==> flow/design.v <==
`timescale 1ns / 1ps
module md5_operation(input [1:0] round, input [3:0] phase, input [511:0] message, input [127:0] current_state, output [127:0] next_state);
	assign next_state = {current_state[31:0], round_operation(round, phase, message, current_state), current_state[95:32]};
	function [4:0] S(input [1:0] round, input [3:0] phase);
		case({round,phase[1:0]})
			4'b00_00: S = 5'd7;
			4'b00_01: S = 5'd12;
			4'b00_10: S = 5'd17;
			4'b00_11: S = 5'd22;
			4'b01_00: S = 5'd5;
			4'b01_01: S = 5'd9;
			4'b01_10: S = 5'd14;
			4'b01_11: S = 5'd20;
			4'b10_00: S = 5'd4;
			4'b10_01: S = 5'd11;
			4'b10_10: S = 5'd16;
			4'b10_11: S = 5'd23;
			4'b11_00: S = 5'd6;
			4'b11_01: S = 5'd10;
			4'b11_10: S = 5'd15;
			4'b11_11: S = 5'd21;
		endcase
	endfunction
	function [3:0] K(input [1:0] round, input [3:0] phase);
		case( {round, phase} )
			6'b00_0000: K = 4'd0; 
			6'b00_0001: K = 4'd1; 
			6'b00_0010: K = 4'd2; 
			6'b00_0011: K = 4'd3; 
			6'b00_0100: K = 4'd4; 
			6'b00_0101: K = 4'd5; 
			6'b00_0110: K = 4'd6; 
			6'b00_0111: K = 4'd7; 
			6'b00_1000: K = 4'd8; 
			6'b00_1001: K = 4'd9; 
			6'b00_1010: K = 4'd10; 
			6'b00_1011: K = 4'd11; 
			6'b00_1100: K = 4'd12; 
			6'b00_1101: K = 4'd13; 
			6'b00_1110: K = 4'd14; 
			6'b00_1111: K = 4'd15; 
			6'b01_0000: K = 4'd1; 
			6'b01_0001: K = 4'd6; 
			6'b01_0010: K = 4'd11; 
			6'b01_0011: K = 4'd0; 
			6'b01_0100: K = 4'd5; 
			6'b01_0101: K = 4'd10; 
			6'b01_0110: K = 4'd15; 
			6'b01_0111: K = 4'd4; 
			6'b01_1000: K = 4'd9; 
			6'b01_1001: K = 4'd14; 
			6'b01_1010: K = 4'd3; 
			6'b01_1011: K = 4'd8; 
			6'b01_1100: K = 4'd13; 
			6'b01_1101: K = 4'd2; 
			6'b01_1110: K = 4'd7; 
			6'b01_1111: K = 4'd12; 
			6'b10_0000: K = 4'd5; 
			6'b10_0001: K = 4'd8; 
			6'b10_0010: K = 4'd11; 
			6'b10_0011: K = 4'd14; 
			6'b10_0100: K = 4'd1; 
			6'b10_0101: K = 4'd4; 
			6'b10_0110: K = 4'd7; 
			6'b10_0111: K = 4'd10; 
			6'b10_1000: K = 4'd13; 
			6'b10_1001: K = 4'd0; 
			6'b10_1010: K = 4'd3; 
			6'b10_1011: K = 4'd6; 
			6'b10_1100: K = 4'd9; 
			6'b10_1101: K = 4'd12; 
			6'b10_1110: K = 4'd15; 
			6'b10_1111: K = 4'd2; 
			6'b11_0000: K = 4'd0; 
			6'b11_0001: K = 4'd7; 
			6'b11_0010: K = 4'd14; 
			6'b11_0011: K = 4'd5; 
			6'b11_0100: K = 4'd12; 
			6'b11_0101: K = 4'd3; 
			6'b11_0110: K = 4'd10; 
			6'b11_0111: K = 4'd1; 
			6'b11_1000: K = 4'd8; 
			6'b11_1001: K = 4'd15; 
			6'b11_1010: K = 4'd6; 
			6'b11_1011: K = 4'd13; 
			6'b11_1100: K = 4'd4; 
			6'b11_1101: K = 4'd11; 
			6'b11_1110: K = 4'd2; 
			default:    K = 4'd9; 
		endcase
	endfunction
	function [31:0] T(input [1:0] round, input [3:0] phase);
		case( {round, phase} )
			6'b00_0000: T = 32'hd76aa478;
			6'b00_0001: T = 32'he8c7b756;
			6'b00_0010: T = 32'h242070db;
			6'b00_0011: T = 32'hc1bdceee;
			6'b00_0100: T = 32'hf57c0faf;
			6'b00_0101: T = 32'h4787c62a;
			6'b00_0110: T = 32'ha8304613;
			6'b00_0111: T = 32'hfd469501;
			6'b00_1000: T = 32'h698098d8;
			6'b00_1001: T = 32'h8b44f7af;
			6'b00_1010: T = 32'hffff5bb1;
			6'b00_1011: T = 32'h895cd7be;
			6'b00_1100: T = 32'h6b901122;
			6'b00_1101: T = 32'hfd987193;
			6'b00_1110: T = 32'ha679438e;
			6'b00_1111: T = 32'h49b40821;
			6'b01_0000: T = 32'hf61e2562;
			6'b01_0001: T = 32'hc040b340;
			6'b01_0010: T = 32'h265e5a51;
			6'b01_0011: T = 32'he9b6c7aa;
			6'b01_0100: T = 32'hd62f105d;
			6'b01_0101: T = 32'h02441453;
			6'b01_0110: T = 32'hd8a1e681;
			6'b01_0111: T = 32'he7d3fbc8;
			6'b01_1000: T = 32'h21e1cde6;
			6'b01_1001: T = 32'hc33707d6;
			6'b01_1010: T = 32'hf4d50d87;
			6'b01_1011: T = 32'h455a14ed;
			6'b01_1100: T = 32'ha9e3e905;
			6'b01_1101: T = 32'hfcefa3f8;
			6'b01_1110: T = 32'h676f02d9;
			6'b01_1111: T = 32'h8d2a4c8a;
			6'b10_0000: T = 32'hfffa3942;
			6'b10_0001: T = 32'h8771f681;
			6'b10_0010: T = 32'h6d9d6122;
			6'b10_0011: T = 32'hfde5380c;
			6'b10_0100: T = 32'ha4beea44;
			6'b10_0101: T = 32'h4bdecfa9;
			6'b10_0110: T = 32'hf6bb4b60;
			6'b10_0111: T = 32'hbebfbc70;
			6'b10_1000: T = 32'h289b7ec6;
			6'b10_1001: T = 32'heaa127fa;
			6'b10_1010: T = 32'hd4ef3085;
			6'b10_1011: T = 32'h04881d05;
			6'b10_1100: T = 32'hd9d4d039;
			6'b10_1101: T = 32'he6db99e5;
			6'b10_1110: T = 32'h1fa27cf8;
			6'b10_1111: T = 32'hc4ac5665;
			6'b11_0000: T = 32'hf4292244;
			6'b11_0001: T = 32'h432aff97;
			6'b11_0010: T = 32'hab9423a7;
			6'b11_0011: T = 32'hfc93a039;
			6'b11_0100: T = 32'h655b59c3;
			6'b11_0101: T = 32'h8f0ccc92;
			6'b11_0110: T = 32'hffeff47d;
			6'b11_0111: T = 32'h85845dd1;
			6'b11_1000: T = 32'h6fa87e4f;
			6'b11_1001: T = 32'hfe2ce6e0;
			6'b11_1010: T = 32'ha3014314;
			6'b11_1011: T = 32'h4e0811a1;
			6'b11_1100: T = 32'hf7537e82;
			6'b11_1101: T = 32'hbd3af235;
			6'b11_1110: T = 32'h2ad7d2bb;
			6'b11_1111: T = 32'heb86d391;
			default:    T = 32'hxxxxxxxx;
		endcase
	endfunction
	function [31:0] round_operation(input [1:0] round, input [3:0] phase, input [511:0] message, input [127:0] current_state);
		reg [31:0] a, b, c, d;
		reg [31:0] before_shift;
		begin
			{a, b, c, d} = current_state;
			case(round)
				2'b00:   before_shift = (b&c | ~b&d);    
				2'b01:   before_shift = (b&d | c& ~d);   
				2'b10:   before_shift = (b ^ c ^ d);     
				default: before_shift = (c ^ (b | ~d));  
			endcase
			before_shift = before_shift + a + message[480-32*K(round,phase) +: 32] + T(round, phase);
			round_operation = b + ((before_shift << S(round, phase)) | (before_shift >> (32-S(round, phase))));
		end
	endfunction
endmodule
`timescale 1ns / 1ps
module md5_iter(output wire [127:0] digest_o, output reg valid, output reg [63:0] value, input clk, rst, input [63:0] message, input new_message);
	reg [1:0] round;
	reg [3:0] phase;
	reg [127:0] digest;
	wire [511:0] padded_message;
	reg [127:0] current_state;
	wire [127:0] next_state;
	reg idle;
	always @ (posedge clk) begin
		if( rst ) begin
			round <= 2'd0;
			phase <= 4'd0;
			valid <= 1'b0;
			current_state <= {32'h67452301, 32'hefcdab89, 32'h98badcfe, 32'h10325476};
			digest <= 128'd0;
			value <= 128'd0;
			idle <= 1'b1;
		end
		else begin
			if( idle ) begin
				round <= 2'd0;
				phase <= 4'd0;
				current_state <= {32'h67452301, 32'hefcdab89, 32'h98badcfe, 32'h10325476};
				idle <= ~new_message;
				if( new_message ) begin
					value <= message;
					valid <= 1'b0;
					digest <= 128'd0;
				end
			end
			else begin
				phase <= phase + 4'd1;
				if( phase == 4'd15 ) begin
					round <= round + 2'd1;
					if( round == 2'd3 ) begin
						valid <= 1'b1;
						digest <= {next_state[127:96]+32'h67452301, next_state[95:64]+32'hefcdab89,  next_state[63:32]+32'h98badcfe, next_state[31:0]+32'h10325476};
						idle <= 1'b1;
					end
				end
				current_state <= next_state;
			end
		end
	end
	md5_operation md50(.round(round), .phase(phase), .message(padded_message), .current_state(current_state), .next_state(next_state));
    assign digest_o[127:96] = {digest[103:96], digest[111:104], digest[119:112], digest[127:120]};
	assign digest_o[95:64] =  {digest[71:64], digest[79:72], digest[87:80], digest[95:88]};
	assign digest_o[63:32] =  {digest[39:32], digest[47:40], digest[55:48], digest[63:56]};
	assign digest_o[31:0] =  {digest[7:0], digest[15:8], digest[23:16], digest[31:24]};
	assign padded_message = {
		message[39:32], message[47:40], message[55:48], message[63:56],
		message[7:0], message[15:8], message[23:16], message[31:24],
		24'd0, 8'b10000000, 352'd0, 24'd0, 8'd64, 32'd0};
endmodule
# Reports on md5_iter
# Module md5_iter before and after one edit of its RTL, step after step.
# Lines under "before" count in the file above, lines under "after" in the edited file.
# "diff": "after" minus "before" as printed here.
# Operators: Yosys type, input widths -> output width; for muxes data width and select width s.
# Library cell names are shortened.
# A cell with - has no value.
# inputs
top	md5_iter
clk_port	clk
cell_library	sky130hd
pvt_corner	tt_025C_1v80

# The edit
# Unified diff, file above to edited file.
# This change comes from a script, not from a designer. The edited design behaves differently; no optimisation was intended.
# begin of diff
@@ -176,5 +176,7 @@
 endmodule
 `timescale 1ns / 1ps
-module md5_iter(output wire [127:0] digest_o, output reg valid, output reg [63:0] value, input clk, rst, input [63:0] message, input new_message);
+module md5_iter(output wire [127:0] digest_o, output reg valid, output reg [63:0] value_out, input clk, rst, input [63:0] message, input new_message);
+	reg [63:0] value;
+	always @(posedge clk) value_out <= value;
 	reg [1:0] round;
 	reg [3:0] phase;
# end of diff

# Word-level counts
# Yosys after proc, flatten, opt, wreduce and memory -nomap, before mapping. Memory bits, and registers merged into a memory's read port (data or address), are not among the register bits. Print and check cells are not counted.
# Yosys's memory passes give these memory sizes; they may raise the number of words (mostly to a power of two), join words into wider ones and drop unused or constant bits.
# bits
element	before	after	diff
regBits	328	392	64
romBits	2464	2464	0
n_memories	4	4	0
input_bits	67	67	0
output_inout_bits	193	193	0
# op_classes
element	before	after	diff
n_addsub	12	12	0
n_eq	5	5	0
shifts	3	3	0
muxes	12	12	0
bitwise	14	14	0
reduce_and_logical	6	6	0
# memory_table
element	before	after
memory_list	64 x 32 bit 1R0W; 64 x 4 bit 1R0W; 16 x 5 bit 1R0W; 16 x 5 bit 1R0W	64 x 32 bit 1R0W; 64 x 4 bit 1R0W; 16 x 5 bit 1R0W; 16 x 5 bit 1R0W
# ops
op	before	after	diff
$mux 1	7	7	0
$add 32x32->32	4	4	0
$and 32x32->32	4	4	0
$mux 128	4	4	0
$or 32x32->32	4	4	0
$xor 32x32->32	3	3	0
$add 32x32->32 const B	2	2	0
$eq 2x2->1 const B	2	2	0
$not 32->32	2	2	0
$reduce_bool 2->1	2	2	0
$add 2x1->2 const B	1	1	0
$add 32x29->32 const B	1	1	0
$add 32x31->32 const B	1	1	0
$add 4x1->4 const B	1	1	0
$eq 2x1->1 const B	1	1	0
$eq 4x4->1 const B	1	1	0
$logic_not 2->1	1	1	0
$ne 2x2->1 const B	1	1	0
$not 1->1	1	1	0
$pmux 32 s3	1	1	0
$reduce_and 2->1	1	1	0
$reduce_and 3->1	1	1	0
$reduce_or 2->1	1	1	0
$shiftx 512x32->32	1	1	0
$shl 32x5->32	1	1	0
$shr 32x32->32	1	1	0
$sub 6x5->7 const A	1	1	0
$sub 9x9->10 const A	1	1	0

# Longest topological paths
# Yosys ltp: most cells in a row. Word level: on the elaborated netlist, between registers, memories and ports. Mapped: between sequential cells and ports; inverters and the memories' decode and read muxes count.
# depth
element	before	after	diff
ltp_word	14	14	0
ABC_AREA	0	0	-
mapped_depth	49	47	-2
ltp_nobuf	44	43	-1

# After synthesis
# Source: synth_stat.txt of the flow (Yosys; design flattened, memories mapped). It holds for the ABC_AREA given above (unset counts as 0); a run with the other value may have another netlist.
# types
type	before	after	diff
dfxtp_1	328	392	64
nor2_1	312	287	-25
and3_1	13	27	14
nand2_1	597	587	-10
xnor2_1	98	88	-10
o211ai_1	32	42	10
a31oi_1	49	58	9
xor2_1	94	102	8
o21ai_0	180	173	-7
nand3_1	144	137	-7
mux2_2	92	85	-7
nor3_1	51	58	7
clkbuf_1	265	259	-6
mux4_2	6	12	6
o21ai_2	0	6	6
a311oi_1	20	15	-5
o31ai_1	19	14	-5
o211a_1	9	4	-5
# Not every row of either side is listed.
# mapped
element	before	after	diff
cell_count	3790	3882	92
mapped_area_um2	27696.6	29578.4	1881.8
seq_area_um2	6566.3	7847.5	1281.2
ffs	328	392	64
# By module: a second synthesis without flattening, with its own total; a netlist apart from the flattened one above.
# unflattened
element	before	after	diff
cells_unflattened	4022	4102	80
hier_area_um2	31330.0	32706.4	1376.4
# Rows give one instance, submodules left out.
# modules_before
mod	n_inst	n_cells	mod_area_um2	seq_area_um2
md5_operation	1	2511	18401.4	0.0
md5_iter	1	1511	12928.6	6566.3
# modules_after
mod	n_inst	n_cells	mod_area_um2	seq_area_um2
md5_operation	1	2511	18401.4	0.0
md5_iter	1	1591	14305.0	7847.5

# Worst setup path after synthesis
# Path of least setup slack by OpenSTA after synthesis, without wires, with an ideal clock, recovery checks aside; 20% of the period is set as input and as output delay. Where synthesis merged equal registers, the netlist keeps one of their names.
# synth_timing
element	before	after	diff
kind	flip-flop to flip-flop	flip-flop to flip-flop	-
startpoint	register round[0]	register phase[1]	-
endpoint	register digest[95]	register digest[94]	-
period_ns	10.0	10.0	0.0
setup_time_ns	0.117	0.117	0.000
launch_ns	0.000	0.000	0.000
arrival_time_ns	9.460	9.527	0.067
required_time_ns	9.883	9.883	0.000
slack_ns	0.423	0.356	-0.067
path_delay_ns	9.577	9.644	0.067
path_stages	45	44	-1
n_path_buf	7	4	-3
synth_period_reached_ns	9.577	9.644	0.067
# "path_delay_ns" is the arrival time less input delay plus setup time.
# "path_stages" counts driving pins, that of a launching flip-flop among them; a cell with two outputs on the path counts twice.
# "synth_period_reached_ns" = period - worst setup slack (recovery checks aside). The figure is calculated, with input and output delays left at 20% of the set period.
# Between the ends stands the longest chain of elaborated cells between them, by number of cells; it is not shown to be the way that was timed. Of several equally long chains one is given.
# Each line given opens the expression or statement behind the cell; cells for indexed reads and writes are added by Yosys, which also makes memories of some case tables.
# The chain passes a memory read, where the word-level depth is cut; so it can be longer than that depth.
# At most two assigning lines are given for a register; there are more.
# synth_via_before
cell_sequence	dfxtp_1 -> buf_2 -> buf_2 -> inv_1 -> clkbuf_1 -> buf_1 -> ha_1 -> clkbuf_1 -> a221oi_1 -> mux2_2 -> a22oi_1 -> nor2_1 -> a221o_1 -> fa_1 -> fa_1 -> inv_1 -> ha_1 -> buf_2 -> (+9 left out) -> o21ai_1 -> o22a_1 -> o31ai_1 -> ha_1 -> clkbuf_1 -> a21oi_1 -> o21bai_1 -> a21o_1 -> a2111oi_0 -> or3_1 -> o31a_1 -> nand3_1 -> and3b_1 -> nand4_1 -> o21ai_1 -> and3_1 -> xnor2_1 -> a22o_1
elab_chain_len	12
cone_cells	25
cone_lines	10
cone_classes	add/sub (7); eq/ne (3); shift (3); mux (4); logic (1); reduce/logical (3); memory (4)
# synth_rtl_before
element	line_no	text
start, declared	179	reg [1:0] round;
start, assigned	188	round <= 2'd0;
start, assigned	211	round <= round + 2'd1;
$mem_v2 64x4	25	case( {round, phase} )
$sub 9x9->10	172	before_shift = before_shift + a + message[480-32*K(round,phase) +: 32] + T(round, phase);
$shiftx 512x32->32	172
$add 32x32->32 (2 in a row)	172
$shl 32x5->32	173	round_operation = b + ((before_shift << S(round, phase)) | (before_shift >> (32-S(round, phase))));
$or 32x32->32	173
$add 32x32->32	173
$add 32x32->32	214	digest <= {next_state[127:96]+32'h67452301, next_state[95:64]+32'hefcdab89, next_state[63:32]+32'h98badcfe, ne ...
$mux 128	212	if( round == 2'd3 ) begin
$mux 128	210	if( phase == 4'd15 ) begin
$mux 128	197	if( idle ) begin
end, assigned	192	digest <= 128'd0;
end, assigned	214
end, declared	181	reg [127:0] digest;
# synth_via_after
cell_sequence	dfxtp_1 -> clkbuf_1 -> inv_2 -> ha_1 -> buf_4 -> or2_0 -> o31ai_1 -> a22o_1 -> buf_6 -> clkbuf_1 -> mux2_2 -> nand2_1 -> fa_1 -> inv_1 -> fa_1 -> ha_1 -> fa_1 -> a211oi_1 -> (+8 left out) -> o31ai_1 -> ha_1 -> inv_1 -> fa_1 -> inv_1 -> ha_1 -> nor3b_1 -> a21o_1 -> a211oi_1 -> nor3b_2 -> nand3_1 -> a41o_1 -> a2111o_1 -> a41oi_2 -> nand2b_1 -> a21oi_1 -> xnor2_1 -> a22o_1
elab_chain_len	12
cone_cells	20
cone_lines	9
cone_classes	add/sub (6); eq/ne (1); shift (3); mux (3); logic (1); reduce/logical (2); memory (4)
# synth_rtl_after
element	line_no	text
start, declared	182	reg [3:0] phase;
start, assigned	191	phase <= 4'd0;
start, assigned	211	phase <= phase + 4'd1;
$mem_v2 64x4	25	case( {round, phase} )
$sub 9x9->10	172	before_shift = before_shift + a + message[480-32*K(round,phase) +: 32] + T(round, phase);
$shiftx 512x32->32	172
$add 32x32->32 (2 in a row)	172
$shl 32x5->32	173	round_operation = b + ((before_shift << S(round, phase)) | (before_shift >> (32-S(round, phase))));
$or 32x32->32	173
$add 32x32->32	173
$add 32x32->32	216	digest <= {next_state[127:96]+32'h67452301, next_state[95:64]+32'hefcdab89, next_state[63:32]+32'h98badcfe, ne ...
$mux 128	214	if( round == 2'd3 ) begin
$mux 128	212	if( phase == 4'd15 ) begin
$mux 128	199	if( idle ) begin
end, assigned	194	digest <= 128'd0;
end, assigned	216
end, declared	183	reg [127:0] digest;

# Worst path after layout
# From the final timing report of each run of pair A: the path of least setup slack in the routed layout; clock arrival at registers is part of the times.
# layout_timing
element	before	after	diff
kind	input port to flip-flop	input port to flip-flop	-
startpoint	input message[31]	input message[57]	-
endpoint	register digest[91]	register digest[93]	-
period_ns	9.85	9.85	0.00
in_delay_ns	1.97	1.97	0.00
setup_time_ns	0.08	0.11	0.03
launch_ns	1.97	1.97	0.00
arrival_time_ns	10.03	9.95	-0.08
required_time_ns	10.33	10.31	-0.02
slack_ns	0.30	0.36	0.06
path_stages	36	33	-3
n_path_buf	6	3	-3
# At most two assigning lines are given for a register; there are more.
# layout_via_before
cell_sequence	clkdlybuf4s50_1 -> nor3b_2 -> o211ai_1 -> buf_4 -> fa_1 -> fa_1 -> inv_1 -> ha_1 -> a21o_1 -> a221o_1 -> nand3b_4 -> o21a_4 -> buf_4 -> nor2_2 -> o31ai_2 -> xor2_1 -> buf_4 -> a21o_1 -> mux2_2 -> mux2_2 -> a21oi_4 -> o221ai_2 -> ha_1 -> a2111o_1 -> a21oi_1 -> buf_4 -> o211ai_1 -> o211ai_1 -> a21oi_2 -> o41ai_2 -> xor2_1 -> buf_4 -> nand3_1 -> or2_2 -> xnor2_2 -> a211oi_2
# layout_rtl_before
element	line_no	text
start, declared	178	module md5_iter(output wire [127:0] digest_o, output reg valid, output reg [63:0] value, input clk, rst, input ...
end, assigned	192	digest <= 128'd0;
end, assigned	214	digest <= {next_state[127:96]+32'h67452301, next_state[95:64]+32'hefcdab89, next_state[63:32]+32'h98badcfe, ne ...
end, declared	181	reg [127:0] digest;
# before: No chain of elaborated cells between the ends is given.
# layout_via_after
cell_sequence	clkdlybuf4s50_1 -> mux2_2 -> nand2_2 -> fa_1 -> inv_1 -> fa_1 -> ha_1 -> fa_1 -> a211oi_2 -> o21ai_2 -> a21oi_2 -> o31ai_4 -> a21oi_1 -> xnor3_2 -> a21oi_4 -> buf_4 -> nand2_1 -> a31oi_1 -> or3_1 -> o211ai_1 -> ha_1 -> nor2b_4 -> o31a_1 -> buf_4 -> a21oi_2 -> o21ai_2 -> and4bb_4 -> o31ai_4 -> a2111o_1 -> a41oi_4 -> a21boi_2 -> or3_1 -> a32o_1
# layout_rtl_after
element	line_no	text
start, declared	178	module md5_iter(output wire [127:0] digest_o, output reg valid, output reg [63:0] value_out, input clk, rst, i ...
end, assigned	194	digest <= 128'd0;
end, assigned	216	digest <= {next_state[127:96]+32'h67452301, next_state[95:64]+32'hefcdab89, next_state[63:32]+32'h98badcfe, ne ...
end, declared	183	reg [127:0] digest;
# after: No chain of elaborated cells between the ends is given.

# Layout results
# Both versions went through the flow (Yosys, OpenROAD) with the same settings in each pair. Constraints: input delay and output delay 20% of the set period each, output load 0.01 pF.
# flow_settings_pair_A
period_ns	9.85
CAP_MARGIN	20
CORE_MARGIN	2
CORE_UTILIZATION	40
SLEW_MARGIN	20
# measured_pair_A
element	before	after	diff
synth_chip_area_um2	27696.6	29578.4	1881.8
die_footprint_um2	71361.1	76137.4	4776.3
cell_area_final_um2	35838.1	38145.3	2307.2
fin_util_frac	0.523	0.522	-0.001
worstSetupSlack_ns	0.305	0.359	0.054
timing.setup.tns_ns	0.000	0.000	0.000
timing.hold.ws_ns	0.450	0.349	-0.101
design_power_mw	17.473	18.685	1.212
achieved_clock_period_ns	9.545	9.491	-0.054
# flow_settings_pair_B
CORE_ASPECT_RATIO	1.09
CORE_UTILIZATION	40
CTS_CLUSTER_SIZE	23
HOLD_SLACK_MARGIN	0.2
PLACE_DENSITY_LB_ADDON	0.19
SETUP_SLACK_MARGIN	3.45
period_ns	14.9
CAP_MARGIN	20
CORE_MARGIN	2
SLEW_MARGIN	20
# measured_pair_B
element	before	after	diff
synth_chip_area_um2	27696.6	29578.4	1881.8
die_footprint_um2	71364.7	76138.0	4773.3
cell_area_final_um2	32368.5	34459.3	2090.8
fin_util_frac	0.473	0.469	-0.004
worstSetupSlack_ns	3.849	3.801	-0.048
timing.setup.tns_ns	0.000	0.000	0.000
timing.hold.ws_ns	0.449	0.347	-0.102
design_power_mw	9.014	9.339	0.325
achieved_clock_period_ns	11.051	11.099	0.048
# "achieved_clock_period_ns" is the run's clock period less its worst setup slack. It is reckoned from that one timing run; input and output delays stay at 20% of the period that was set.
# By "design_power_mw" is meant OpenSTA's value without simulated activity: inputs other than the clock are taken to toggle once in ten clock periods, and the tool carries that through the logic.
